==> flow/design.v <==
`timescale 1ns / 1ps
module display7(clk, seg_number, an_number, seg, an, btnU
    );
    input clk, btnU;
    output reg [7:0] seg;
    output reg [3:0] an;
    input wire [3:0] seg_number;
    input wire [1:0] an_number;
    always @ (*)
    begin 
        case(seg_number)
            4'h0: seg = 8'b11000000;
            4'h1: seg = 8'b11111001;
            4'h2: seg = 8'b10100100;
            4'h3: seg = 8'b10110000;
            4'h4: seg = 8'b10011001;
            4'h5: seg = 8'b10010010;
            4'h6: seg = 8'b10000010;
            4'h7: seg = 8'b11111000;
            4'h8: seg = 8'b10000000;
            4'h9: seg = 8'b10010000;
            default: seg = 8'b00000000;
        endcase
        case(an_number)
            2'b00: an = 4'b0111;
            2'b01:
            begin
            an = 4'b1011;
            seg[7] = 0;
            end
            2'b10: an = 4'b1101;
            2'b11: an = 4'b1110;
            default: an = 4'b0000;
        endcase
     end 
endmodule
`timescale 1ns / 1ps
module notes(clk, rst, speaker, signal
    );
    input clk;
    input rst;
    input [1:0] signal;
    output reg speaker;
    reg [3:0] seg_number;
    reg [1:0] an_number;
    reg [7:0] counter;
    always @(posedge clk)
    begin
        if (rst)
        begin
            counter <= 0;
            speaker <= 0;
        end
        else if (signal == 2'b00)
        begin
            counter <= 0;
            speaker <= 0;
        end  
        else if (signal == 2'b01)
        begin
            if(counter==55) counter <= 0; else counter <= counter+1;
            speaker <= counter[5];
        end
        else  
        begin
            if(counter==221) counter <= 0; else counter <= counter+1;
            speaker <= counter[7];
        end
    end
endmodule
`timescale 1ns / 1ps
module randomNumber #(parameter BITS = 5)(
    input clk,
    input rst,
    output reg [4:0] data
    );
   reg [4:0] data_next;
   always @* begin
    data_next[4] = data[4]^data[1];
    data_next[3] = data[3]^data[0];
    data_next[2] = data[2]^data_next[4];
    data_next[1] = data[1]^data_next[3];
    data_next[0] = data[0]^data_next[2];
   end
   always @(posedge clk) begin
    if(rst)
        data <= 5'h1f;
    else
        data <= data_next;
   end
endmodule
`timescale 1ns / 1ps
module clock_1hz(clk, rst, clk_1hz
    );
    input clk;
    input rst;
    output clk_1hz;
    reg clk_1hz;
    reg [12:0] counter;
    always @ (posedge clk)
        if (rst)
            begin
                counter <= 0;
                clk_1hz <= 0;
            end
        else if (counter == 13'd4999)
            begin
                counter <= 0;
                clk_1hz <= 1;
            end
        else
            begin
                clk_1hz <= 0;
                counter <= counter + 1;
            end    
endmodule
`timescale 1ns / 1ps
module clock_500hz(clk, rst, clk_500hz
    );
    input clk;
    input rst;
    output clk_500hz;
    reg clk_500hz;
    reg [3:0] counter;
    always @ (posedge clk)
        begin
            if (rst)
            begin
                counter <= 0;
                clk_500hz <= 0;
            end
            else if (counter == 4'd9)
            begin
                counter <= 0;
                clk_500hz <= 1;
            end
            else
            begin
                clk_500hz <= 0;
                counter <= counter + 1;
            end    
        end
endmodule
`timescale 1ns / 1ps
module bopit(clk, rst, btnR, btnD, btnL, btnU, btnS, sw, seg, an, led, speaker 
    );
    input clk;
    input rst;
    input btnR, btnS, btnD, btnU, btnL;
    input [7:0] sw;
    output reg [7:0] led;
    output [7:0] seg;
    output [3:0] an;
    reg [3:0] seg_number;
    reg [1:0] an_number;
    wire clk_1hz;  
    wire clk_500hz;  
    wire [4:0] randomBop;  
    output wire speaker;
    reg [1:0] signal;  
    reg [7:0] ledCode;
    reg [3:0] bopCode; 
    reg [3:0] ones_seconds;
    reg [3:0] tens_seconds;
    reg [3:0] ones_score;
    reg [3:0] tens_score;
    integer an_toggle;
    integer an_index;
    integer gameOn;
    integer command_type;
    integer command_number;
    integer roundWon;
    integer roundDelay;
    integer fail_count;
    notes bop_notes(
        .clk(clk),
        .rst(rst),
        .signal(signal),
        .speaker(speaker)
    );
    randomNumber randomNum (
        .clk(clk),
        .rst(rst),
        .data(randomBop)
    );
    clock_1hz clock_1 (
		.clk(clk), 
		.rst(rst),
		.clk_1hz(clk_1hz)
	);
    clock_500hz clock_500 (
        .clk(clk),
        .rst(rst),
        .clk_500hz(clk_500hz)
    );
    display7 segmentDisplay (
            .clk(clk), 
            .seg_number(seg_number), 
            .an_number(an_number), 
            .seg(seg), 
            .an(an), 
            .btnU(btnU) 
    );
    always @ (posedge clk)
    if (rst)
    begin
        ones_seconds <= 0;
        tens_seconds <= 0;
        command_type <= 10;
        command_number <= 8;
        an_toggle <= 0;
        an_index <= 0;
        ones_score <= 0;
        tens_score <= 0;
        bopCode <= 0;
        ledCode <= 0;
        gameOn <= 1;
        roundWon <= 0;
        roundDelay <= 0;
        signal <= 0;
        fail_count <= 0;
        seg_number <= 0;
        an_number <= 0;
        led <= 0;
    end
    else
    begin
        if (btnS)
        begin
            roundWon <= 0;
            roundDelay <= 0;
            gameOn <= 1;
            ones_score <= 0;
            tens_score <= 0;
            ones_seconds <= 0;
            tens_seconds <= 0;
            bopCode <= randomBop % 12;
            fail_count <= 0;
        end
        if (!roundWon)
        begin
        case(bopCode)
            0:
            begin  
                if (sw[0])
                begin
                    roundWon <= 1;
                end
                else if(sw[7:0] || btnU || btnL || btnD || btnR)
                begin
                    gameOn <= 0;
                end
            end
            1:
            begin  
                if (sw[1])
                begin
                    roundWon <= 1;
                end
                else if(sw[7:0] || btnU || btnL || btnD || btnR)
                begin
                    gameOn <= 0;
                end
            end
            2:
            begin  
                if (sw[2])
                begin
                    roundWon <= 1;
                end
                else if(sw[7:0] || btnU || btnL || btnD || btnR)
                begin
                    gameOn <= 0;
                end
            end
            3:
            begin  
                if (sw[3])
                begin
                    roundWon <= 1;
                end
                else if(sw[7:0] || btnU || btnL || btnD || btnR)
                begin
                    gameOn <= 0;
                end
            end
            4:
            begin  
                if (sw[4])
                begin
                    roundWon <= 1;
                end
                else if(sw[7:0] || btnU || btnL || btnD || btnR)
                begin
                    gameOn <= 0;
                end
            end
            5:
            begin  
                if (sw[5])
                begin
                    roundWon <= 1;
                end
                else if(sw[7:0] || btnU || btnL || btnD || btnR)
                begin
                    gameOn <= 0;
                end
            end
            6:
            begin  
                if (sw[6])
                begin
                    roundWon <= 1;
                end
                else if(sw[7:0] || btnU || btnL || btnD || btnR)
                begin
                    gameOn <= 0;
                end
            end
            7:
            begin  
                if (sw[7])
                begin
                    roundWon <= 1;
                end
                else if(sw[7:0] || btnU || btnL || btnD || btnR)
                begin
                    gameOn <= 0;
                end
            end
            8:
            begin  
                if (btnU)
                begin
                    roundWon <= 1;
                end
                else if(sw[7:0] || btnU || btnL || btnD || btnR)
                begin
                    gameOn <= 0;
                end
            end
            9:
            begin  
                if (btnR)
                begin
                    roundWon <= 1;
                end
                else if(sw[7:0] || btnU || btnL || btnD || btnR)
                begin
                    gameOn <= 0;
                end
            end
            10:
            begin  
                if (btnD)
                begin
                    roundWon <= 1;
                end
                else if(sw[7:0] || btnU || btnL || btnD || btnR)
                begin
                    gameOn <= 0;
                end
            end
            11:
            begin  
                if (btnL)
                begin
                    roundWon <= 1;
                end
                else if(sw[7:0] || btnU || btnL || btnD || btnR)
                begin
                    gameOn <= 0;
                end
            end
        endcase
        end
        if (clk_1hz && gameOn)
        begin
            if (roundWon)
            begin
                if (roundDelay == 0)
                    signal <= 1;
                if (roundDelay == 1)
                    signal <= 0;
                if (roundDelay == 3)
                begin
                    roundWon <= 0;
                    roundDelay <= 0;
                    bopCode <= randomBop % 12;
                    if (ones_score == 4'b1001)
                    begin
                       ones_score <= 0; 
                       tens_score <= tens_score + 1;
                    end
                    else
                    begin
                       ones_score <= ones_score + 1;
                    end
                end
                else
                begin
                    roundDelay <= roundDelay + 1;
                end
                   ones_seconds <= 0;
                   tens_seconds <= 0;
            end
            else
            begin 
                ones_seconds <= ones_seconds + 1;
                if (ones_seconds == 4'b1001)
                begin
                    ones_seconds <= 0; 
                    tens_seconds <= tens_seconds + 1;
                end
            end
        end
        if (tens_seconds == 4'b0001)
        begin
            ones_seconds <= 0;
            tens_seconds <= 0;
            gameOn <= 0;
        end
        if (clk_500hz && gameOn)  
        begin
            an_index <= an_toggle % 4;
            case(an_index)
                0:
                begin
                    if (bopCode > 4'b0111)  
                    begin
                        seg_number <= 4'b1000;
                        ledCode <= 8'b00000000;
                        led [7:0] <= ledCode [7:0];
                    end
                    else  
                    begin
                        seg_number <= 4'b0101;
                        ledCode <= 8'b00000001 << (bopCode % 8);
                        led [7:0] <= ledCode [7:0];
                    end
                    an_number <= an_index;
                end
                1:
                begin
                    seg_number <= bopCode % 8; 
                    an_number <= an_index;
                end
                2:
                begin
                    seg_number <= tens_seconds;
                    an_number <= an_index;
                end
                3:
                begin
                    seg_number <= ones_seconds;
                    an_number <= an_index;                  
                end
                default:
                begin
                    seg_number <= 0;
                    an_number <= 0;
                end
            endcase
            an_toggle <= an_toggle + 1;
        end
        else if (clk_500hz && !gameOn)
        begin
            if (fail_count != 500)
            begin
                signal <= 2;
                fail_count <= fail_count + 1;
            end
            if (fail_count == 500)
                signal <= 0;
            an_index <= an_toggle % 4;
            case(an_index)
                0:
                begin
                    seg_number <= 0;
                    an_number <= an_index;
                end
                1:
                begin
                    seg_number <= 0;
                    an_number <= an_index;
                end
                2:
                begin
                    seg_number <= tens_score;
                    an_number <= an_index;
                end
                3:
                begin
                    seg_number <= ones_score;
                    an_number <= an_index;                  
                end
                default:
                begin
                    seg_number <= 0;
                    an_number <= 0;
                end
            endcase
            an_toggle <= an_toggle + 1;
        end
    end
endmodule
Step by step through the tools: bopit
Tool output for the design above, in the order of the flow.
Line numbers count from 1 in the design file above.
Cell names lack the library's common part.
Not given: -

design
  top = bopit
  clock input = clk
  cell library = sky130hd
  timing corner = tt_025C_1v80

Word-level counts
Yosys after proc, flatten, opt, wreduce and memory -nomap, before mapping. Print and check cells are not counted. Equal cells are merged and count once.
Yosys's memory passes give these memory sizes; they may raise the number of words (mostly to a power of two), join words into wider ones and drop unused or constant bits.

storage and ports
  clocked read ports x word width = 8
  cells after elaboration = 194
  register bits = 269
  input port bits = 15
  memories = 1
  ROM bits = 128

memories
  memory            words  width  read ports  write ports  line  text
  (name not given)  16     8      1           0            11    case(seg_number)

cells by class
  divide/modulo/power cells = 1
  reduce/logical cells = 25
  muxes and demuxes = 96
  $lt $le $gt $ge = 1
  bitwise operators = 6
  $add $sub $neg = 10
  eq/ne operators = 29
  shift-type cells = 1

operators with widths
  operator                                                count
  2-to-1 mux 32 bit                                       44
  parallel mux 32 bit (select 12 bit)                     2
  zero test 32 bit                                        4
  modulo 5 x 4 -> 32 bit (second input constant)          1
  2-to-1 mux 4 bit                                        27
  adder 32 x 2 -> 32 bit (second input constant)          3
  equality test 32 x 2 -> 1 bit (second input constant)   3
  logical AND 1 x 32 -> 1 bit                             2
  equality test 32 x 1 -> 1 bit (second input constant)   1
  equality test 32 x 10 -> 1 bit (second input constant)  1
  != test 32 x 10 -> 1 bit (second input constant)        1
  equality test 32 x 3 -> 1 bit (second input constant)   1
  nonzero test 32 bit                                     1
  parallel mux 4 bit (select 4 bit)                       2
  2-to-1 mux 8 bit                                        4
  equality test 4 bit (second input constant)             7
  2-to-1 mux 2 bit                                        11
  adder 4 x 1 -> 4 bit (second input constant)            5
  equality test 4 x 3 -> 1 bit (second input constant)    4
  adder 13 x 1 -> 13 bit (second input constant)          1
  equality test 13 bit (second input constant)            1
  OR reduction 2 bit                                      5
  left shift 1 x 3 -> 8 bit (first input constant)        1
  equality test 4 x 1 -> 1 bit (second input constant)    2
  equality test 4 x 2 -> 1 bit (second input constant)    2
  adder 8 x 1 -> 8 bit (second input constant)            1
  logical OR 8 x 1 -> 1 bit                               1
  equality test 8 x 6 -> 1 bit (second input constant)    1

Not listed: further kinds 17, cells in them 30.

Depth
Longest topological path by Yosys (ltp), each cell counted once; first at word level (registers and memories cut), then after technology mapping (sequential cells cut; the memories' decode and read muxes count).

depth
  word-level depth = 9
  ABC_AREA = 0
  mapped depth = 13
  gate-level depth less buffers = 11

Synthesis result
Source: synth_stat.txt of the flow (Yosys; design flattened, memories mapped). It holds for the ABC_AREA given above (unset counts as 0); a run with the other value may have another netlist.
The area totals of this step are shown rounded.

cells by type
  cell type  count  total area (um^2)
  dfxtp_1    248    4.96E+03
  nand2_1    161    604.33
  and2_1     73     456.688
  nor2_1     121    454.186
  a21oi_1    81     405.389
  xor2_1     42     367.853
  nor4_1     58     362.848
  nand3_1    70     350.336
  ha_1       22     275.264
  nand4_1    41     256.496
  o21ai_0    41     205.197
  nor3_1     39     195.187
  clkbuf_1   49     183.926
  xnor2_1    18     157.651
  a31oi_1    25     156.4
  or3_1      23     143.888
  mux2i_1    13     130.125
  and3_1     19     118.864

Not listed: further types 61, cells in them 231.

mapped netlist
  standard cells after synthesis = 1,375
  sequential part of the area = 5,000 um^2
  flip-flop cells = 248
  cell area after synthesis = 12,000 um^2

The figures by module come from a second, unflattened synthesis with its own total; it is not the netlist above.

second synthesis, totals
  cells (unflattened synthesis) = 1,290
  area total of the unflattened synthesis = 11,000 um^2

Rows give one instance, submodules left out.

by module
  module        times used  cells  area (um^2)
  bopit         1           1,108  9,400
  clock_1hz     1           66     590
  notes         1           49     440
  display7      1           30     210
  clock_500hz   1           21     210
  randomNumber  1           16     190

Timing after synthesis
Path of least setup slack by OpenSTA after synthesis, without wires, with an ideal clock, recovery checks aside; 20% of the period is set as input and as output delay. Where synthesis merged equal registers, the netlist keeps one of their names.

timing path post-synthesis
  path type = input to register
  start = input sw[2]
  end = register gameOn[17]
  buffers on the path = 1
  delay of the path = 1,679 ps
  stages = 7
  setup time = 58 ps
  arrival time = 3,621 ps
  clock period = 10,000 ps
  external input delay = 2,000 ps
  path slack = 6,322 ps
  synthesis period reached = 3,678 ps

"delay of the path" is the arrival time less input delay plus setup time.
"stages" counts driving pins, that of a launching flip-flop among them; a cell with two outputs on the path counts twice.
"synthesis period reached" is the clock period less the worst setup slack; recovery checks do not enter. This is arithmetic on one report: input and output delays are still those of the set period (20% each).
The rows between start and end are the longest chain of elaborated cells between them; the timing report does not say that the signal goes this way. Where chains are equally long, one stands for them.
A line is the first line of the expression or statement that the cell stems from. Yosys adds cells for indexed reads and writes and turns some case tables into memories.
A register here has more assigning lines than the two given.

between the ends, post-synthesis
  cells stage by stage = nor4_1 -> a41oi_1 -> nor3_1 -> nor4_1 -> a2111oi_1 -> clkbuf_1 -> and2_2
  cells in the longest elaborated chain = 8
  elaborated cells on any way between the ends = 19

ends and longest elaborated chain, post-synthesis
  item                                 line  text
  from (decl)                          150   input [7:0] sw;
  logical OR 8 x 1 -> 1 bit            370   else if(sw[7:0] || btnU || btnL || btnD || btnR)
  logical OR 1 bit x3                  370
  2-to-1 mux 32 bit                    370
  2-to-1 mux 32 bit                    366   if (btnL)
  parallel mux 32 bit (select 12 bit)  242   case(bopCode)
  2-to-1 mux 32 bit                    240   if (!roundWon)
  to (assign)                          232   gameOn <= 1;
  to (assign)                          251   gameOn <= 0;
  to (decl)                            169   integer gameOn;

Timing after layout
Path of least setup slack in the final report of run 1 (OpenROAD, finished layout, wires in). Where an end is a register, its clock arrival counts in the times.
The report prints the path's times to 10 ps; the period is as set.

timing path after layout
  path type = register to register
  start = register gameOn[17]
  end = register (no name shown)
  path slack = 810 ps
  buffers on the path = 1
  setup time = 120 ps
  clock period = 3,930 ps
  stages = 13
  arrival time = 3,520 ps

The rows between start and end are the longest chain of elaborated cells between them; the timing report does not say that the signal goes this way. Where chains are equally long, one stands for them.
A register here has more assigning lines than the two given.

between the ends, after layout
  cells stage by stage = dfxtp_1 -> nor4_1 -> nand2_1 -> or4_1 -> buf_4 -> or3_4 -> a31oi_4 -> inv_1 -> ha_1 -> inv_1 -> nor2_1 -> a41oi_2 -> o21ai_0
  cells in the longest elaborated chain = 6
  elaborated cells on any way between the ends = 8
  source lines of those cells = 2

ends and longest elaborated chain, after layout
  item                 line  text
  from (decl)          169   integer gameOn;
  from (assign)        217   gameOn <= 1;
  from (assign)        232   gameOn <= 1;
  zero test 32 bit     466   else if (clk_500hz && !gameOn)
  logical AND 1 bit    466
  2-to-1 mux 4 bit     466
  2-to-1 mux 4 bit     423   if (clk_500hz && gameOn)
  2-to-1 mux 4 bit x2  -

Stored flow runs of bopit (3 of them; Yosys, OpenROAD, sky130hd). They differ in their settings and are not a sequence. Constraints: input delay and output delay 20% of the set period each, output load 0.01 pF.
By "reached clock period" is meant the clock period of the run minus its worst setup slack. This is arithmetic on one report: input and output delays are still those of the set period (20% each).
"time of the worst setup path" means the part of the period allowed to the worst setup path (the constraints hold back 20% at inputs and 20% at outputs) less its slack; where the path has registers, the arrival times of their clocks count too.
"total power after layout" is the tool's figure for a default switching activity; nothing was simulated.
"time of the worst setup path" is given in steps of 10 ps.
The measured numbers are rounded.
Among the settings, -- means not set for that run.
Results: -- = not shown.

name                                           run 1                 run 2                 run 3
CORE_UTILIZATION                               40                    40                    48
SETUP_SLACK_MARGIN                             0.24                  --                    0.39
period_ns                                      3.93                  4.31                  4.52
CAP_MARGIN                                     20                    20                    0
CORE_MARGIN                                    2                     2                     2
SLEW_MARGIN                                    20                    20                    25
ABC_AREA                                       --                    --                    1
CELL_PAD_IN_SITES_DETAIL_PLACEMENT             --                    --                    0
CELL_PAD_IN_SITES_GLOBAL_PLACEMENT             --                    --                    3
CTS_CLUSTER_DIAMETER                           --                    --                    307
GPL_ROUTABILITY_DRIVEN                         --                    --                    0
MIN_ROUTING_LAYER                              --                    --                    met2
PLACE_DENSITY_LB_ADDON                         --                    --                    0.24
TNS_END_PERCENT                                --                    --                    65
worst setup slack after layout (ps)            810                   1,200                 --
worst hold slack in the final report (ps)      450                   450                   --
time of the worst setup path (ps)              3,120                 3,150                 --
type of the worst setup path                   register to register  register to register  --
total power after layout (mW)                  5.8                   5.4                   --
standard-cell area of the final layout (um^2)  13,000                13,000                --
total negative slack (ps)                      0                     0                     --
overall die area (um^2)                        31,000                31,000                --
mapped cell area after synthesis (um^2)        12,000                12,000                --
utilization in the final report (%)            46                    47                    --
reached clock period (ps)                      3,120                 3,147                 --

Run 3: stopped before the end: placement reported FLW-0024
